==> flow/design.v <==
`timescale 1ns / 1ps
module dsp_macro_1(
input         CLK,
input  [17:0] A,
input  [17:0] B,
input  [47:0] C,
output [47:0] P
);
reg signed [17:0] a_r, b_r;
reg        [47:0] c_r;
reg signed [35:0] m_r;
reg        [47:0] p_r0, p_r1, p_r2;
always @(posedge CLK) begin
	a_r  <= A;
	b_r  <= B;
	c_r  <= C;
	m_r  <= a_r * b_r;
	p_r0 <= {{12{m_r[35]}}, m_r} + c_r;
	p_r1 <= p_r0;
	p_r2 <= p_r1;
end
assign P = p_r2;
endmodule
`timescale 1ns / 1ps
module mul(
input clk, 
input [7:0] w, 
input [7:0] x, 
output[15:0] y
);
wire [17:0] dsp_A, dsp_B;
wire [47:0] dsp_P;
assign dsp_A = w[7]? {10'b11_1111_1111, w} : {10'b00_0000_0000, w};
assign dsp_B = x[7]? {10'b11_1111_1111, x} : {10'b00_0000_0000, x};
assign y = dsp_P[15:0];
dsp_macro_1 u_dsp(.CLK(clk), .A(dsp_A), .B(dsp_B), .C(48'b0), .P(dsp_P));
endmodule
`timescale 1ns / 1ps
module adder_tree(
input clk, 
input rstn,
input vld_i,
input [15:0] mul_00, 
input [15:0] mul_01, 
input [15:0] mul_02, 
input [15:0] mul_03, 
input [15:0] mul_04, 
input [15:0] mul_05, 
input [15:0] mul_06, 
input [15:0] mul_07,
input [15:0] mul_08, 
input [15:0] mul_09, 
input [15:0] mul_10, 
input [15:0] mul_11, 
input [15:0] mul_12, 
input [15:0] mul_13, 
input [15:0] mul_14, 
input [15:0] mul_15, 
input [15:0] mul_16,
input [15:0] mul_17,
input [15:0] mul_18, 
input [15:0] mul_19, 
input [15:0] mul_20, 
input [15:0] mul_21, 
input [15:0] mul_22, 
input [15:0] mul_23, 
input [15:0] mul_24, 
input [15:0] mul_25,
input [15:0] mul_26,
output[20:0] acc_o,
output       vld_o 
);
reg [16:0] y1_0;
reg [16:0] y1_1;
reg [16:0] y1_2;
reg [16:0] y1_3;
reg [16:0] y1_4;
reg [16:0] y1_5;
reg [16:0] y1_6;
reg [16:0] y1_7;
reg [16:0] y1_8;
reg [16:0] y1_9;
reg [16:0] y1_10;
reg [16:0] y1_11;
reg [16:0] y1_12;
reg [16:0] y1_13;
reg [17:0] y2_0;
reg [17:0] y2_1;
reg [17:0] y2_2;
reg [17:0] y2_3;
reg [17:0] y2_4;
reg [17:0] y2_5;
reg [17:0] y2_6;
reg [18:0] y3_0;
reg [18:0] y3_1;
reg [18:0] y3_2;
reg [18:0] y3_3;
reg [19:0] y4_0;
reg [19:0] y4_1;
reg [20:0] y5;
reg vld_i_d1, vld_i_d2, vld_i_d3, vld_i_d4, vld_i_d5;
always@(posedge clk, negedge rstn) begin
	if(!rstn) begin
		y1_0 <= 17'd0;
		y1_1 <= 17'd0;
		y1_2 <= 17'd0;
		y1_3 <= 17'd0;
		y1_4 <= 17'd0;
		y1_5 <= 17'd0;
		y1_6 <= 17'd0;
		y1_7 <= 17'd0;
		y1_8 <= 17'd0;
		y1_9 <= 17'd0;
		y1_10 <= 17'd0;
		y1_11 <= 17'd0;
		y1_12 <= 17'd0;
		y1_13 <= 17'd0;
	end
	else begin 
		y1_0 <= $signed(mul_00) + $signed(mul_01);
		y1_1 <= $signed(mul_02) + $signed(mul_03);
		y1_2 <= $signed(mul_04) + $signed(mul_05);
		y1_3 <= $signed(mul_06) + $signed(mul_07);
		y1_4 <= $signed(mul_08) + $signed(mul_09);
		y1_5 <= $signed(mul_10) + $signed(mul_11);
		y1_6 <= $signed(mul_12) + $signed(mul_13);
		y1_7 <= $signed(mul_14) + $signed(mul_15);
		y1_8 <= $signed(mul_16) + $signed(mul_17);
		y1_9 <= $signed(mul_18) + $signed(mul_19);
		y1_10 <= $signed(mul_20) + $signed(mul_21);
		y1_11 <= $signed(mul_22) + $signed(mul_23);
		y1_12 <= $signed(mul_24) + $signed(mul_25);
		y1_13 <= $signed(mul_26);
	end
end
always@(posedge clk, negedge rstn) begin
	if(!rstn) begin
		y2_0 <= 18'd0;
		y2_1 <= 18'd0;
		y2_2 <= 18'd0;
		y2_3 <= 18'd0;
		y2_4 <= 18'd0;
		y2_5 <= 18'd0;
		y2_6 <= 18'd0;		
	end
	else begin 
		y2_0 <= $signed(y1_0) + $signed(y1_1);
		y2_1 <= $signed(y1_2) + $signed(y1_3);
		y2_2 <= $signed(y1_4) + $signed(y1_5);
		y2_3 <= $signed(y1_6) + $signed(y1_7);
		y2_4 <= $signed(y1_8) + $signed(y1_9);
		y2_5 <= $signed(y1_10) + $signed(y1_11);
		y2_6 <= $signed(y1_12) + $signed(y1_13);
	end
end
always@(posedge clk, negedge rstn) begin
	if(!rstn) begin
		y3_0 <= 19'd0;
		y3_1 <= 19'd0;
		y3_2 <= 19'd0;
		y3_3 <= 19'd0;
	end
	else begin 
		y3_0 <= $signed(y2_0) + $signed(y2_1);
		y3_1 <= $signed(y2_2) + $signed(y2_3);
		y3_2 <= $signed(y2_4) + $signed(y2_5);
		y3_3 <= $signed(y2_6);
	end
end
always@(posedge clk, negedge rstn) begin
	if(!rstn) begin
		y4_0 <= 20'd0;
		y4_1 <= 20'd0;
	end
	else begin
		y4_0 <= $signed(y3_0) + $signed(y3_1);
		y4_1 <= $signed(y3_2) + $signed(y3_3);
    end
end
always@(posedge clk, negedge rstn) begin
	if(!rstn)
		y5 <= 21'd0;
	else
		y5 <= $signed(y4_0) + $signed(y4_1);
end
always@(posedge clk, negedge rstn) begin
	if(!rstn) begin
		vld_i_d1 <= 0;
		vld_i_d2 <= 0;
		vld_i_d3 <= 0;
		vld_i_d4 <= 0;
		vld_i_d5 <= 0;
	end
	else begin 
		vld_i_d1 <= vld_i   ;
		vld_i_d2 <= vld_i_d1;
		vld_i_d3 <= vld_i_d2;
		vld_i_d4 <= vld_i_d3;
		vld_i_d5 <= vld_i_d4;		
	end
end
assign vld_o = vld_i_d5;
assign acc_o = $signed(y5);
endmodule
`timescale 1ns / 1ps
module mac(
input clk, 
input rstn, 
input vld_i, 
input [215:0] win, 
input [215:0] din,
output[ 20:0] acc_o, 
output        vld_o
);
wire[15:0] y00;
wire[15:0] y01;
wire[15:0] y02;
wire[15:0] y03;
wire[15:0] y04;
wire[15:0] y05;
wire[15:0] y06;
wire[15:0] y07;
wire[15:0] y08;
wire[15:0] y09;
wire[15:0] y10;
wire[15:0] y11;
wire[15:0] y12;
wire[15:0] y13;
wire[15:0] y14;
wire[15:0] y15;
wire[15:0] y16;
wire[15:0] y17;
wire[15:0] y18;
wire[15:0] y19;
wire[15:0] y20;
wire[15:0] y21;
wire[15:0] y22;
wire[15:0] y23;
wire[15:0] y24;
wire[15:0] y25;
wire[15:0] y26;
reg vld_i_d0, vld_i_d1, vld_i_d2, vld_i_d3, vld_i_d4;
mul u_mul_00(.clk(clk), .w(win[  7:  0]),.x(din[  7:  0]),.y(y00));
mul u_mul_01(.clk(clk), .w(win[ 15:  8]),.x(din[ 15:  8]),.y(y01));
mul u_mul_02(.clk(clk), .w(win[ 23: 16]),.x(din[ 23: 16]),.y(y02));
mul u_mul_03(.clk(clk), .w(win[ 31: 24]),.x(din[ 31: 24]),.y(y03));
mul u_mul_04(.clk(clk), .w(win[ 39: 32]),.x(din[ 39: 32]),.y(y04));
mul u_mul_05(.clk(clk), .w(win[ 47: 40]),.x(din[ 47: 40]),.y(y05));
mul u_mul_06(.clk(clk), .w(win[ 55: 48]),.x(din[ 55: 48]),.y(y06));
mul u_mul_07(.clk(clk), .w(win[ 63: 56]),.x(din[ 63: 56]),.y(y07));
mul u_mul_08(.clk(clk), .w(win[ 71: 64]),.x(din[ 71: 64]),.y(y08));
mul u_mul_09(.clk(clk), .w(win[ 79: 72]),.x(din[ 79: 72]),.y(y09));
mul u_mul_10(.clk(clk), .w(win[ 87: 80]),.x(din[ 87: 80]),.y(y10));
mul u_mul_11(.clk(clk), .w(win[ 95: 88]),.x(din[ 95: 88]),.y(y11));
mul u_mul_12(.clk(clk), .w(win[103: 96]),.x(din[103: 96]),.y(y12));
mul u_mul_13(.clk(clk), .w(win[111:104]),.x(din[111:104]),.y(y13));
mul u_mul_14(.clk(clk), .w(win[119:112]),.x(din[119:112]),.y(y14));
mul u_mul_15(.clk(clk), .w(win[127:120]),.x(din[127:120]),.y(y15));
mul u_mul_16(.clk(clk), .w(win[135:128]),.x(din[135:128]),.y(y16));
mul u_mul_17(.clk(clk), .w(win[143:136]),.x(din[143:136]),.y(y17));
mul u_mul_18(.clk(clk), .w(win[151:144]),.x(din[151:144]),.y(y18));
mul u_mul_19(.clk(clk), .w(win[159:152]),.x(din[159:152]),.y(y19));
mul u_mul_20(.clk(clk), .w(win[167:160]),.x(din[167:160]),.y(y20));
mul u_mul_21(.clk(clk), .w(win[175:168]),.x(din[175:168]),.y(y21));
mul u_mul_22(.clk(clk), .w(win[183:176]),.x(din[183:176]),.y(y22));
mul u_mul_23(.clk(clk), .w(win[191:184]),.x(din[191:184]),.y(y23));
mul u_mul_24(.clk(clk), .w(win[199:192]),.x(din[199:192]),.y(y24));
mul u_mul_25(.clk(clk), .w(win[207:200]),.x(din[207:200]),.y(y25));
mul u_mul_26(.clk(clk), .w(win[215:208]),.x(din[215:208]),.y(y26));
always@(posedge clk, negedge rstn) begin
	if(!rstn) begin
	    vld_i_d0 <= 0;
		vld_i_d1 <= 0;
		vld_i_d2 <= 0;
		vld_i_d3 <= 0;
		vld_i_d4 <= 0;
	end
	else begin 
		vld_i_d0 <= vld_i   ;
		vld_i_d1 <= vld_i_d0;
		vld_i_d2 <= vld_i_d1;
		vld_i_d3 <= vld_i_d2;
		vld_i_d4 <= vld_i_d3;		
	end
end
adder_tree u_adder_tree(
. clk(clk), 
. rstn(rstn),
. vld_i(vld_i_d4),
. mul_00(y00), 
. mul_01(y01), 
. mul_02(y02), 
. mul_03(y03), 
. mul_04(y04), 
. mul_05(y05), 
. mul_06(y06), 
. mul_07(y07),
. mul_08(y08),
. mul_09(y09), 
. mul_10(y10), 
. mul_11(y11), 
. mul_12(y12), 
. mul_13(y13), 
. mul_14(y14), 
. mul_15(y15), 
. mul_16(y16),
. mul_17(y17), 
. mul_18(y18), 
. mul_19(y19), 
. mul_20(y20), 
. mul_21(y21), 
. mul_22(y22), 
. mul_23(y23), 
. mul_24(y24), 
. mul_25(y25),
. mul_26(y26),  
. acc_o(acc_o),
. vld_o(vld_o) 
);
endmodule
# Tool chain data of mac
# The steps from the RTL of mac to its reports follow in flow order.
# Lines are those of the file above, counted from 1.
# Operators: Yosys type, input widths -> output width; for muxes data width and select width s.
# Library cell names are shortened.
# Not given: --
[design]
top_module = "mac"
clk_port = "clk"
cell_library = "sky130hd"
pvt_corner = "tt_025C_1v80"

# Elaborated design
# Counts by Yosys on the flattened word-level netlist (proc, flatten, opt, wreduce; memories kept). Register bits leave out memories and registers merged into their read ports (data or address); mux counts leave out enables and synchronous resets folded into registers. Print and check cells are left out. Cells with the same type and inputs are merged into one.
[op_classes]
mux = 54
n_addsub = 26
multipliers = 27
[op_table]
columns = ["op", "count"]
rows = [
  ["$mul 18x18->16", 27],
  ["$mux 18", 54],
  ["$add 16x16->17", 13],
  ["$add 17x17->18", 6],
  ["$add 18x18->19", 3],
  ["$add 20x20->21", 1],
  ["$add 19x18->20", 1],
  ["$add 19x19->20", 1],
  ["$add 17x16->18", 1],
]
[word_totals]
output_inout_bits = 22
word_cells = 307
register_bits = 3209

# Logic depth
# Longest topological path by Yosys (ltp), each cell counted once; first at word level (registers and memories cut), then after technology mapping (sequential cells cut; the memories' decode and read muxes count).
[depth]
ltp_word = 1
ABC_AREA = 1
mapped_depth = 29

# Mapped cells and area
# Yosys stat after the flow's synthesis: flattened, memories mapped to cells. It holds for the ABC_AREA given above (unset counts as 0); a run with the other value may have another netlist.
# The area totals of this step are shown rounded.
[mapped]
seq_area_mm2 = 0.056
buffers = 432
cell_count = 19396
ffs = 2669
synth_area_mm2 = 0.176
[types]
columns = ["cell_type", "count"]
rows = [
  ["dfxtp_1", 2160],
  ["fa_1", 1927],
  ["ha_1", 1961],
  ["inv_1", 5077],
  ["nand2_1", 3886],
  ["dfrtp_1", 509],
  ["xor2_1", 525],
  ["a21oi_1", 717],
  ["xnor2_1", 334],
  ["nand3_1", 576],
  ["nor2_1", 507],
  ["clkbuf_1", 309],
  ["o21ai_0", 198],
  ["a21o_1", 100],
  ["buf_2", 97],
  ["nand3b_1", 60],
  ["nand4_1", 54],
  ["nor3_1", 52],
]
# Not listed: further types 31, cells in them 347.

# Path before layout
# OpenSTA on the mapped netlist: ideal clock, no wires. The path of least setup slack (recovery checks aside). Input and output delay are each 20% of the period. Register names are those of the netlist, which keeps one name where synthesis merged equal registers.
[synth_path]
path_kind = "register -> register"
from = "register (no name shown)"
to = "register u_mul_02.u_dsp.m_r[15]"
arrival_time_ps = 4958
slack_ps = 930
clock_period_ps = 6000
driving_pins = 22
n_path_buf = 1
delay_ps = 5070
t_required_ps = 5888
t_first_pin_ps = 0
synth_period_reached_ps = 5070
# "delay_ps" is the arrival time less input delay plus setup time.
# "driving_pins": output pins that drive a net of the path, with the launching flip-flop's if there is one; two outputs of one cell count as two.
# "synth_period_reached_ps" = period - worst setup slack (recovery checks aside). The figure is calculated, with input and output delays left at 20% of the set period.
[synth_via]
cell_sequence = "dfxtp_1 -> clkbuf_1 -> nand2_1 -> inv_1 -> fa_1 -> inv_1 -> fa_1 -> inv_1 -> fa_1 -> inv_1 -> fa_1 -> fa_1 -> fa_1 -> inv_1 -> ha_1 -> a21o_1 -> a31oi_1 -> nand2_1 -> a31oi_1 -> inv_1 -> nand2_1 -> nand2_1"
[synth_lines]
columns = ["element", "line", "rtl"]
rows = [
  ["to (assign)", 17, "m_r <= a_r * b_r;"],
  ["to (decl)", 11, "reg signed [35:0] m_r;"],
]
# Chain of elaborated cells between the ends: none given.

# Worst path after layout
# From the final timing report of entry A: the path of least setup slack in the routed layout; clock arrival at registers is part of the times.
# The path's times are printed in steps of 10 ps; the period is the one set.
[layout_path]
path_kind = "register -> register"
from = "register u_mul_22.u_dsp.b_r[1]"
to = "register u_mul_22.u_dsp.m_r[15]"
slack_ps = 2100
driving_pins = 19
t_required_ps = 8230
arrival_time_ps = 6130
n_path_buf = 0
t_first_pin_ps = 880
clock_period_ps = 7450
# The rows between start and end are the longest chain of elaborated cells between them; the timing report does not say that the signal goes this way. Where chains are equally long, one stands for them.
# A line is the first line of the expression or statement that the cell stems from. Yosys adds cells for indexed reads and writes and turns some case tables into memories.
[layout_via]
cell_sequence = "dfxtp_1 -> nand2_1 -> fa_1 -> inv_1 -> fa_1 -> fa_1 -> inv_1 -> fa_1 -> fa_1 -> fa_1 -> inv_1 -> ha_1 -> a21o_1 -> a31oi_1 -> nand2_1 -> a31oi_1 -> inv_1 -> nand2_1 -> nand2_1"
elab_chain_cells = 1
cells_between = 1
classes_between = "mul: 1"
[layout_lines]
columns = ["element", "line", "rtl"]
rows = [
  ["from (decl)", 9, "reg signed [17:0] a_r, b_r;"],
  ["from (assign)", 15, "b_r <= B;"],
  ["$mul 18x18->16", 17, "m_r <= a_r * b_r;"],
  ["to (assign)", 17, ""],
  ["to (decl)", 11, "reg signed [35:0] m_r;"],
]

# Module mac, platform sky130hd: 3 stored runs of the flow (Yosys, OpenROAD) with differing settings, in no particular order. Input and output delays are each 20% of the period that was set; the output load is 0.01 pF.
# "timing.achieved_period_ps" is the run's clock period less its worst setup slack. It is reckoned from that one timing run; input and output delays stay at 20% of the period that was set.
# The results are shown rounded.

[[run]]
name = "entry A"
[run.settings]
ABC_AREA = 1
CORE_MARGIN = 10
CORE_UTILIZATION = 56
CTS_CLUSTER_SIZE = 11
MAX_ROUTING_LAYER = "met5"
PLACE_DENSITY = 0.68
SETUP_SLACK_MARGIN = -0.48
SLEW_MARGIN = 35
period_ns = 7.45
CAP_MARGIN = 20
[run.results]
synthesis_area_mm2 = 0.176
timing.setup.ws_ps = 2100
timing.achieved_period_ps = 5348
die_area_mm2 = 0.336
utilization_frac = 0.619
fin_tns_ps = 0

[[run]]
name = "entry B"
[run.settings]
CORE_UTILIZATION = 40
period_ns = 5.52
CAP_MARGIN = 20
CORE_MARGIN = 2
SLEW_MARGIN = 20
[run.results]
synthesis_area_mm2 = 0.166
timing.setup.ws_ps = 256
timing.achieved_period_ps = 5264
die_area_mm2 = 0.421
utilization_frac = 0.456
fin_tns_ps = 0

[[run]]
name = "entry C"
[run.settings]
CELL_PAD_IN_SITES_GLOBAL_PLACEMENT = 0
CORE_ASPECT_RATIO = 0.51
CORE_UTILIZATION = 51
CTS_CLUSTER_DIAMETER = 109
GPL_ROUTABILITY_DRIVEN = 0
GPL_TIMING_DRIVEN = 0
MAX_ROUTING_LAYER = "met4"
MIN_ROUTING_LAYER = "met1"
PLACE_DENSITY = 0.68
SLEW_MARGIN = 0
period_ns = 3.46
CAP_MARGIN = 20
CORE_MARGIN = 2
[run.results]
synthesis_area_mm2 = 0.166
timing.setup.ws_ps = -1650
timing.achieved_period_ps = 5107
die_area_mm2 = 0.331
utilization_frac = 0.602
fin_tns_ps = -254000
